==> flow/design.v <==
localparam  [31: 0] NOP        = 32'h0000_0013;      
localparam  [ 6: 0] LUI     = 7'b0110111,         
                    JAL     = 7'b1101111,         
                    JALR    = 7'b1100111,         
                    BRANCH  = 7'b1100011,         
                    LOAD    = 7'b0000011,         
                    STORE   = 7'b0100011,         
                    ARITHI  = 7'b0010011,         
                    ARITHR  = 7'b0110011;         
localparam  [ 2: 0] BEQ     = 3'b000,
                    BNE     = 3'b001,
                    BLT     = 3'b100,
                    BGE     = 3'b101,
                    BLTU    = 3'b110,
                    BGEU    = 3'b111;
localparam  [ 2: 0] LB      = 3'b000,
                    LH      = 3'b001,
                    LW      = 3'b010,
                    LBU     = 3'b100,
                    LHU     = 3'b101;
localparam  [ 2: 0] SB      = 3'b000,
                    SH      = 3'b001,
                    SW      = 3'b010;
localparam  [ 2: 0] ADD     = 3'b000,     
                    SLL     = 3'b001,
                    SLT     = 3'b010,
                    SLTU    = 3'b011,
                    XOR     = 3'b100,
                    SR      = 3'b101,     
                    OR      = 3'b110,
                    AND     = 3'b111;
`timescale 1ns/1ps
module execute
#(
	parameter [31:0] RESET = 32'h0000_0000
)
(
	input clk,
	input reset,
	input  [31:0] reg_rdata1,
	input  [31:0] reg_rdata2,
	input  [31:0] execute_imm,
	input  [31:0] pc,
	input  [31:0] fetch_pc,
	input     	immediate_sel,
	input     	mem_write,
	input     	jal,
	input     	jalr,
	input     	lui,
	input     	alu,
	input     	branch,
	input     	arithsubtype,
	input     	mem_to_reg,
	input     	stall_read,
	input  [4:0]  dest_reg_sel,
	input  [2:0]  alu_op,
	input  [1:0]  dmem_raddr,
	input     	wb_branch_i,
	input     	wb_branch_nxt_i,
	output [31:0] alu_operand1,
	output [31:0] alu_operand2,
	output [31:0] write_address,
	output    	branch_stall,
	output reg [31:0] next_pc,
	output reg    	branch_taken,
	output [31:0] wb_result,
	output    	wb_mem_write,
	output    	wb_alu_to_reg,
	output [4:0]  wb_dest_reg_sel,
	output    	wb_branch,
	output    	wb_branch_nxt,
	output    	wb_mem_to_reg,
	output [1:0]  wb_read_address,
	output [2:0]  mem_alu_operation
);
localparam  [31: 0] NOP        = 32'h0000_0013;      
localparam  [ 6: 0] LUI     = 7'b0110111,         
                    JAL     = 7'b1101111,         
                    JALR    = 7'b1100111,         
                    BRANCH  = 7'b1100011,         
                    LOAD    = 7'b0000011,         
                    STORE   = 7'b0100011,         
                    ARITHI  = 7'b0010011,         
                    ARITHR  = 7'b0110011;         
localparam  [ 2: 0] BEQ     = 3'b000,
                    BNE     = 3'b001,
                    BLT     = 3'b100,
                    BGE     = 3'b101,
                    BLTU    = 3'b110,
                    BGEU    = 3'b111;
localparam  [ 2: 0] LB      = 3'b000,
                    LH      = 3'b001,
                    LW      = 3'b010,
                    LBU     = 3'b100,
                    LHU     = 3'b101;
localparam  [ 2: 0] SB      = 3'b000,
                    SH      = 3'b001,
                    SW      = 3'b010;
localparam  [ 2: 0] ADD     = 3'b000,     
                    SLL     = 3'b001,
                    SLT     = 3'b010,
                    SLTU    = 3'b011,
                    XOR     = 3'b100,
                    SR      = 3'b101,     
                    OR      = 3'b110,
                    AND     = 3'b111;
reg  [31:0] ex_result;
wire [32:0] ex_result_subs;
wire [32:0] ex_result_subu;
wire [31:0] ex_result_sra = $signed(alu_operand1) >>> alu_operand2[4:0];
assign alu_operand1 = reg_rdata1;
assign alu_operand2 = immediate_sel ? execute_imm : reg_rdata2;  
assign ex_result_subs =
	{alu_operand1[31], alu_operand1} -
	{alu_operand2[31], alu_operand2};
assign ex_result_subu = $unsigned(alu_operand1) - $unsigned(alu_operand2);
assign write_address = alu_operand1 + execute_imm;
assign branch_stall  = wb_branch_nxt_i || wb_branch_i;
always @(*) begin
	next_pc  	= fetch_pc + 4;
	branch_taken = !branch_stall;
	case (1'b1)
    	jal  : next_pc = pc + execute_imm;
    	jalr : next_pc = alu_operand1 + execute_imm;
    	branch: begin
        	case (alu_op)
            	BEQ:  begin
                	next_pc = (ex_result_subs == 0)
                          	? pc + execute_imm
                          	: fetch_pc + 4;
                	if (ex_result_subs != 0)
                    	branch_taken = 1'b0;
            	end
            	BNE:  begin
					next_pc = (ex_result_subs != 0)
                          	? pc + execute_imm
                          	: fetch_pc + 4;
					if (ex_result_subs == 0)
                    	branch_taken = 1'b0;
            	end
            	BLT:  begin
                	next_pc = ex_result_subs[32]
                          	? pc + execute_imm
                          	: fetch_pc + 4;
                	if (!ex_result_subs[32])
                    	branch_taken = 1'b0;
            	end
            	BGE:  begin
                	next_pc = !ex_result_subs[32]
                          	? pc + execute_imm
                          	: fetch_pc + 4;
                	if (ex_result_subs[32])
                    	branch_taken = 1'b0;
            	end
            	BLTU: begin
                	next_pc = ex_result_subu[32]
                          	? pc + execute_imm
                          	: fetch_pc + 4;
                	if (!ex_result_subu[32])
                    	branch_taken = 1'b0;
            	end
            	BGEU: begin
                	next_pc = !ex_result_subu[32]
                          	? pc + execute_imm
                          	: fetch_pc + 4;
                	if (ex_result_subu[32])
                    	branch_taken = 1'b0;
            	end
            	default: next_pc = fetch_pc;  
        	endcase
    	end
    	default: begin     	 
        	next_pc  	= fetch_pc + 4;
        	branch_taken = 1'b0;
    	end
	endcase
end
always @(*) begin
	case (1'b1)
    	mem_write: ex_result = alu_operand2;
    	jal,
    	jalr:  	ex_result = pc + 4;
    	lui:   	ex_result = execute_imm;
    	alu: begin
        	case (alu_op)
            	ADD : ex_result =
                  	arithsubtype
                  	? alu_operand1 - alu_operand2
                  	: alu_operand1 + alu_operand2;
            	SLL : ex_result = alu_operand1 << alu_operand2[4:0];  
            	SLT : ex_result = ex_result_subs[32];
				SLTU: ex_result = ($unsigned(alu_operand1) < $unsigned(alu_operand2)) ? 1 : 0;  
            	XOR : ex_result = alu_operand1 ^ alu_operand2;
            	SR  : ex_result =
                  	arithsubtype
                  	? ex_result_sra
                  	: alu_operand1 >> alu_operand2[4:0];
            	OR  : ex_result = alu_operand1 | alu_operand2;
            	AND : ex_result = alu_operand1 & alu_operand2;
            	default: ex_result = 'hx;
        	endcase
    	end
    	default: ex_result = 'hx;
	endcase
end
ex_mem_wb_reg u_ex_mem_wb (
	.clk        	(clk),
	.reset_n    	(reset),
	.stall_n    	(stall_read),
	.ex_result  	(ex_result),
	.mem_write  	(mem_write && !branch_stall),
	.alu_to_reg 	(alu | lui | jal |
                  	jalr | mem_to_reg),
	.dest_reg_sel   (dest_reg_sel),
	.branch_taken   (branch_taken),
	.mem_to_reg 	(mem_to_reg),
	.read_address   (dmem_raddr),
	.alu_operation  (alu_op),
	.ex_mem_result    	(wb_result),
	.ex_mem_mem_write 	(wb_mem_write),
	.ex_mem_alu_to_reg	(wb_alu_to_reg),
	.ex_mem_dest_reg_sel  (wb_dest_reg_sel),
	.ex_mem_branch    	(wb_branch),
	.ex_mem_branch_nxt	(wb_branch_nxt),
	.ex_mem_mem_to_reg	(wb_mem_to_reg),
	.ex_mem_read_address  (wb_read_address),
	.ex_mem_alu_operation (mem_alu_operation)
);
endmodule
module ex_mem_wb_reg (
	input     	clk,
	input     	reset_n,
	input     	stall_n,
	input  [31:0] ex_result,
	input     	mem_write,
	input     	alu_to_reg,
	input  [4:0]  dest_reg_sel,
	input     	branch_taken,
	input     	mem_to_reg,
	input  [1:0]  read_address,
	input  [2:0]  alu_operation,
	output reg [31:0] ex_mem_result,
	output reg    	ex_mem_mem_write,
	output reg    	ex_mem_alu_to_reg,
	output reg [4:0]  ex_mem_dest_reg_sel,
	output reg    	ex_mem_branch,
	output reg    	ex_mem_branch_nxt,
	output reg    	ex_mem_mem_to_reg,
	output reg [1:0]  ex_mem_read_address,
	output reg [2:0]  ex_mem_alu_operation
);
always @(posedge clk or negedge reset_n) begin
	if (!reset_n) begin
    	ex_mem_result     	<= 32'h0;
    	ex_mem_mem_write  	<= 1'b0;
    	ex_mem_alu_to_reg 	<= 1'b0;
    	ex_mem_dest_reg_sel   <= 5'h0;
    	ex_mem_branch     	<= 1'b0;
    	ex_mem_branch_nxt 	<= 1'b0;
    	ex_mem_mem_to_reg 	<= 1'b0;
    	ex_mem_read_address   <= 2'h0;
    	ex_mem_alu_operation  <= 3'h0;
	end
	else if (!stall_n) begin
    	ex_mem_result     	<= ex_result;
    	ex_mem_mem_write  	<= mem_write;
    	ex_mem_alu_to_reg 	<= alu_to_reg;
    	ex_mem_dest_reg_sel   <= dest_reg_sel;
    	ex_mem_branch     	<= branch_taken;
    	ex_mem_branch_nxt 	<= ex_mem_branch;   
    	ex_mem_mem_to_reg 	<= mem_to_reg;
    	ex_mem_read_address   <= read_address;
    	ex_mem_alu_operation  <= alu_operation;
	end
end
endmodule
# Reports on execute
# Module execute before and after one edit of its RTL, step after step.
# Lines under "before" count in the file above, lines under "after" in the edited file.
# "diff" is "after" less "before", of the values as shown; "rel_change_pct" is that difference over "before", in percent.
# Operators: Yosys type, input widths -> output width; for muxes data width and select width s.
# Library cell names are shortened.
# The mark - stands for no value.
# setup
top_module	execute
clock_port	clk
cell_library	sky130hd
pvt_corner	tt_025C_1v80

# The edit
# Unified diff, file above to edited file.
# A script made this edit. It changes what the design does and was not meant as an optimisation.
# begin of diff
@@ -197,5 +197,5 @@
                   	: alu_operand1 >> alu_operand2[4:0];
             	OR  : ex_result = alu_operand1 | alu_operand2;
-            	AND : ex_result = alu_operand1 & alu_operand2;
+            	AND : ex_result = alu_operand1 ^ alu_operand2;
             	default: ex_result = 'hx;
         	endcase
# end of diff

# Word-level counts
# Yosys after proc, flatten, opt, wreduce and memory -nomap, before mapping. Memory bits, and registers merged into a memory's read port (data or address), are not among the register bits. Print and check cells are not counted.
# bits
item	before	after	diff	rel_change_pct
register_bits	47	47	0	0.00
inputBits	184	184	0	0.00
output_inout_bits	177	177	0	0.00
wordCells	71	71	0	0.00
# classes
item	before	after	diff	rel_change_pct
addsub	8	8	0	0.00
compare	1	1	0	0.00
equal	7	7	0	0.00
n_shift	3	3	0	0.00
n_mux	29	29	0	0.00
bitwise	7	6	-1	-14.29
reduce_logical	7	8	1	14.29
# ops
operator	before	after	diff	rel_change_pct
$and 32x32->32	1	0	-1	-100.00
$pmux 32 s8	1	0	-1	-100.00
$reduce_or 2->1	1	2	1	100.00
$pmux 32 s7	0	1	1	-
$mux 32	16	16	0	0.00
$mux 1	10	10	0	0.00
$eq 3x3->1 const B	4	4	0	0.00
$or 1x1->1	4	4	0	0.00
$add 32x32->32	3	3	0	0.00
$add 32x3->32 const B	2	2	0	0.00
$eq 3x2->1 const B	2	2	0	0.00
$sub 32x32->33	2	2	0	0.00
$eq 3x1->1 const B	1	1	0	0.00
$logic_and 1x1->1	1	1	0	0.00
$logic_not 1->1	1	1	0	0.00
$logic_not 3->1	1	1	0	0.00
$logic_not 33->1	1	1	0	0.00
$logic_or 1x1->1	1	1	0	0.00
$lt 32x32->1	1	1	0	0.00
$or 32x32->32	1	1	0	0.00
$pmux 1 s6	1	1	0	0.00
$pmux 32 s6	1	1	0	0.00
$reduce_bool 33->1	1	1	0	0.00
$shl 32x5->32	1	1	0	0.00
$shr 32x5->32	1	1	0	0.00
$sshr 32x5->32	1	1	0	0.00
$sub 32x32->32	1	1	0	0.00
$xor 32x32->32	1	1	0	0.00

# Longest topological paths
# Longest topological path by Yosys (ltp), each cell counted once; first at word level (registers and memories cut), then after technology mapping (sequential cells cut; the memories' decode and read muxes count).
# depth
item	before	after	diff	rel_change_pct
depth_word	8	8	0	0.00
abc_area	0	0	-	-
mapped_depth	23	22	-1	-4.35
ltp_nobuf	18	18	0	0.00

# Synthesis result
# Source: synth_stat.txt of the flow (Yosys; design flattened, memories mapped). It holds for the ABC_AREA given above (unset counts as 0); a run with the other value may have another netlist.
# by_type
cell_type	before	after	diff	rel_change_pct
a21oi_1	292	261	-31	-10.62
mux2i_1	90	109	19	21.11
nor3_1	41	60	19	46.34
clkbuf_1	123	136	13	10.57
o211ai_1	70	58	-12	-17.14
xnor2_1	93	104	11	11.83
nand2_1	230	240	10	4.35
and2_1	18	8	-10	-55.56
a221oi_1	21	30	9	42.86
xor2_1	42	34	-8	-19.05
o22ai_1	19	27	8	42.11
o221ai_1	15	23	8	53.33
a31o_2	5	13	8	160.00
inv_1	123	130	7	5.69
nand3_1	69	76	7	10.14
nand4_1	18	25	7	38.89
nor2_1	271	265	-6	-2.21
o31ai_1	28	22	-6	-21.43
# Not every row of either side is listed.
# synth_totals
item	before	after	diff	rel_change_pct
stdcells	2640	2666	26	0.98
yosys_area_um2	17982.2	18096.1	113.9	0.63
sequential_area_um2	1176.1	1176.1	0.0	0.00
ffs	47	47	0	0.00
buf_cells	196	208	12	6.12
# By module: a second synthesis without flattening, with its own total; a netlist apart from the flattened one above.
# hier_totals
item	before	after	diff	rel_change_pct
cells_unflattened	2600	2597	-3	-0.12
area_unflattened_um2	17952.2	17677.0	-275.2	-1.53
# Each row is one instance without its submodules.
# by_module_before
module	instances	cells	area_um2	seq_area_um2
execute	1	2501	16084.2	0.0
ex_mem_wb_reg	1	99	1868.0	1176.1
# by_module_after
module	instances	cells	area_um2	seq_area_um2
execute	1	2498	15808.9	0.0
ex_mem_wb_reg	1	99	1868.0	1176.1

# Worst setup path after synthesis
# Source: OpenSTA report_checks on the synthesized netlist (no wires, ideal clock, input and output delay 20% of the period each), path of least setup slack; recovery checks are left aside. Register names are those of the netlist, which keeps one name where synthesis merged equal registers.
# synth_path
item	before	after	diff	rel_change_pct
path_type	input -> output	input -> output	-	-
startpoint	input immediate_sel	input immediate_sel	-	-
endpoint	output next_pc[7]	output next_pc[12]	-	-
clock_period_ns	12.0	12.0	0.0	0.00
in_delay_ns	2.400	2.400	0.000	0.00
out_delay_ns	2.400	2.400	0.000	0.00
launch_ns	2.400	2.400	0.000	0.00
arrival_ns	7.721	7.890	0.169	2.19
required_ns	9.600	9.600	0.000	0.00
setup_slack_ns	1.879	1.710	-0.169	-
path_delay_ns	5.321	5.490	0.169	3.18
path_stages	22	21	-1	-4.55
n_path_buf	6	7	1	16.67
synth_period_reached_ns	10.121	10.29	0.169	1.67
# "path_delay_ns" is the arrival time less input delay plus setup time.
# At an output port there is no setup time.
# "path_stages" counts driving pins, that of a launching flip-flop among them; a cell with two outputs on the path counts twice.
# "synth_period_reached_ns" = period - worst setup slack (recovery checks aside). The figure is calculated, with input and output delays left at 20% of the set period.
# Between the ends stands the longest chain of elaborated cells between them, by number of cells; it is not shown to be the way that was timed. Of several equally long chains one is given.
# A line is the first line of the expression or statement that the cell stems from. Yosys adds cells for indexed reads and writes and turns some case tables into memories.
# synth_via_before
path_cell_list	buf_2 -> mux2i_1 -> inv_1 -> clkbuf_1 -> clkbuf_1 -> clkbuf_1 -> buf_1 -> ha_1 -> fa_1 -> o21bai_2 -> a211oi_4 -> o21ai_4 -> a2111oi_4 -> nor3_1 -> a311o_1 -> nor4_1 -> and4b_1 -> mux2_2 -> o21ai_2 -> buf_2 -> a21oi_1 -> o311ai_1
elab_chain_cells	8
cells_between	15
classes_between	add/sub: 2; mux: 11; reduce/logical: 2
# synth_rtl_before
item	line	rtl
start: declaration	45	input immediate_sel,
$mux 32	112	assign alu_operand2 = immediate_sel ? execute_imm : reg_rdata2;
$sub 32x32->33	114	{alu_operand1[31], alu_operand1} -
$reduce_bool 33->1	135	next_pc = (ex_result_subs != 0)
$mux 32	135
$pmux 32 s6	126	case (alu_op)
$mux 32 x3	122	case (1'b1)
end: declaration	64	output reg [31:0] next_pc,
# Nets of the timed path that keep an RTL name, with a line that drives or declares them; the list need not be complete.
# synth_named_nets_before
net	line
alu_operand2[0]	112
# synth_via_after
path_cell_list	clkbuf_1 -> clkbuf_1 -> mux2i_1 -> clkbuf_1 -> clkbuf_1 -> buf_1 -> ha_1 -> buf_2 -> inv_1 -> nand2_1 -> o311ai_1 -> nor2_1 -> a22o_1 -> or4b_1 -> nor4_1 -> nand3_1 -> o31a_1 -> or2_1 -> buf_2 -> or3_1 -> a31oi_1
elab_chain_cells	8
cells_between	15
classes_between	add/sub: 2; mux: 11; reduce/logical: 2
# synth_rtl_after
item	line	rtl
start: declaration	45	input immediate_sel,
$mux 32	112	assign alu_operand2 = immediate_sel ? execute_imm : reg_rdata2;
$sub 32x32->33	114	{alu_operand1[31], alu_operand1} -
$reduce_bool 33->1	135	next_pc = (ex_result_subs != 0)
$mux 32	135
$pmux 32 s6	126	case (alu_op)
$mux 32 x3	122	case (1'b1)
end: declaration	64	output reg [31:0] next_pc,

# Worst path after layout
# Path of least setup slack in the final report of each run of pair 1 (OpenROAD, finished layout, wires in). Where an end is a register, its clock arrival counts in the times.
# layout_path
item	before	after	diff	rel_change_pct
path_type	input -> output	input -> output	-	-
startpoint	input execute_imm[10]	input immediate_sel	-	-
endpoint	output next_pc[23]	output next_pc[7]	-	-
clock_period_ns	12.0	12.0	0.0	0.00
in_delay_ns	2.40	2.40	0.00	0.00
out_delay_ns	2.40	2.40	0.00	0.00
launch_ns	2.40	2.40	0.00	0.00
arrival_ns	8.96	9.34	0.38	4.24
required_ns	9.60	9.60	0.00	0.00
setup_slack_ns	0.64	0.26	-0.38	-
path_stages	19	19	0	0.00
n_path_buf	4	4	0	0.00
# Between the ends stands the longest chain of elaborated cells between them, by number of cells; it is not shown to be the way that was timed. Of several equally long chains one is given.
# layout_via_before
path_cell_list	clkdlybuf4s50_1 -> mux2i_1 -> ha_1 -> nor2b_1 -> nor2_1 -> o31ai_1 -> a2111oi_0 -> nor4b_1 -> buf_4 -> o2111ai_1 -> nor4_1 -> and4b_1 -> mux2i_1 -> nand2_1 -> a21oi_1 -> buf_4 -> a21oi_1 -> o21ai_0 -> clkdlybuf4s50_1
elab_chain_cells	8
cells_between	17
classes_between	add/sub: 4; mux: 11; reduce/logical: 2
# layout_rtl_before
item	line	rtl
start: declaration	42	input [31:0] execute_imm,
$mux 32	112	assign alu_operand2 = immediate_sel ? execute_imm : reg_rdata2;
$sub 32x32->33	114	{alu_operand1[31], alu_operand1} -
$reduce_bool 33->1	135	next_pc = (ex_result_subs != 0)
$mux 32	135
$pmux 32 s6	126	case (alu_op)
$mux 32 x3	122	case (1'b1)
end: declaration	64	output reg [31:0] next_pc,
# layout_via_after
path_cell_list	buf_2 -> buf_4 -> mux2i_2 -> ha_1 -> nand2_1 -> and4b_1 -> o41ai_1 -> nor4b_1 -> nand4_1 -> nor4_1 -> nand4_1 -> a2111o_1 -> or3_1 -> a211oi_1 -> buf_4 -> nor2_1 -> nor2_1 -> a221o_1 -> clkdlybuf4s50_1
elab_chain_cells	8
cells_between	15
classes_between	add/sub: 2; mux: 11; reduce/logical: 2
# layout_rtl_after
item	line	rtl
start: declaration	45	input immediate_sel,
$mux 32	112	assign alu_operand2 = immediate_sel ? execute_imm : reg_rdata2;
$sub 32x32->33	114	{alu_operand1[31], alu_operand1} -
$reduce_bool 33->1	135	next_pc = (ex_result_subs != 0)
$mux 32	135
$pmux 32 s6	126	case (alu_op)
$mux 32 x3	122	case (1'b1)
end: declaration	64	output reg [31:0] next_pc,

# Measured runs
# Both versions went through the flow (Yosys, OpenROAD) with the same settings in each pair. Constraints: input delay and output delay 20% of the set period each, output load 0.01 pF.
# flow_settings_pair_1
CORE_UTILIZATION	40
period_ns	12.0
CAP_MARGIN	20
CORE_MARGIN	2
SLEW_MARGIN	20
# measured_pair_1
item	before	after	diff	rel_change_pct
synthesis_area_um2	17982.2	18096.1	113.9	0.63
die_footprint_um2	46666.8	46956.7	289.9	0.62
finalCellArea_um2	22446.5	22480.3	33.8	0.15
final_util_pct	50.6	50.6	0.0	-
setup_worst_slack_ns	0.642	0.262	-0.380	-
tns_setup_ns	0.000	0.000	0.000	-
hold_ws_ns	0.501	0.489	-0.012	-
power.total_uw	1843	1858	15	0.81
# "power.total_uw" is the tool's figure for a default switching activity; nothing was simulated.
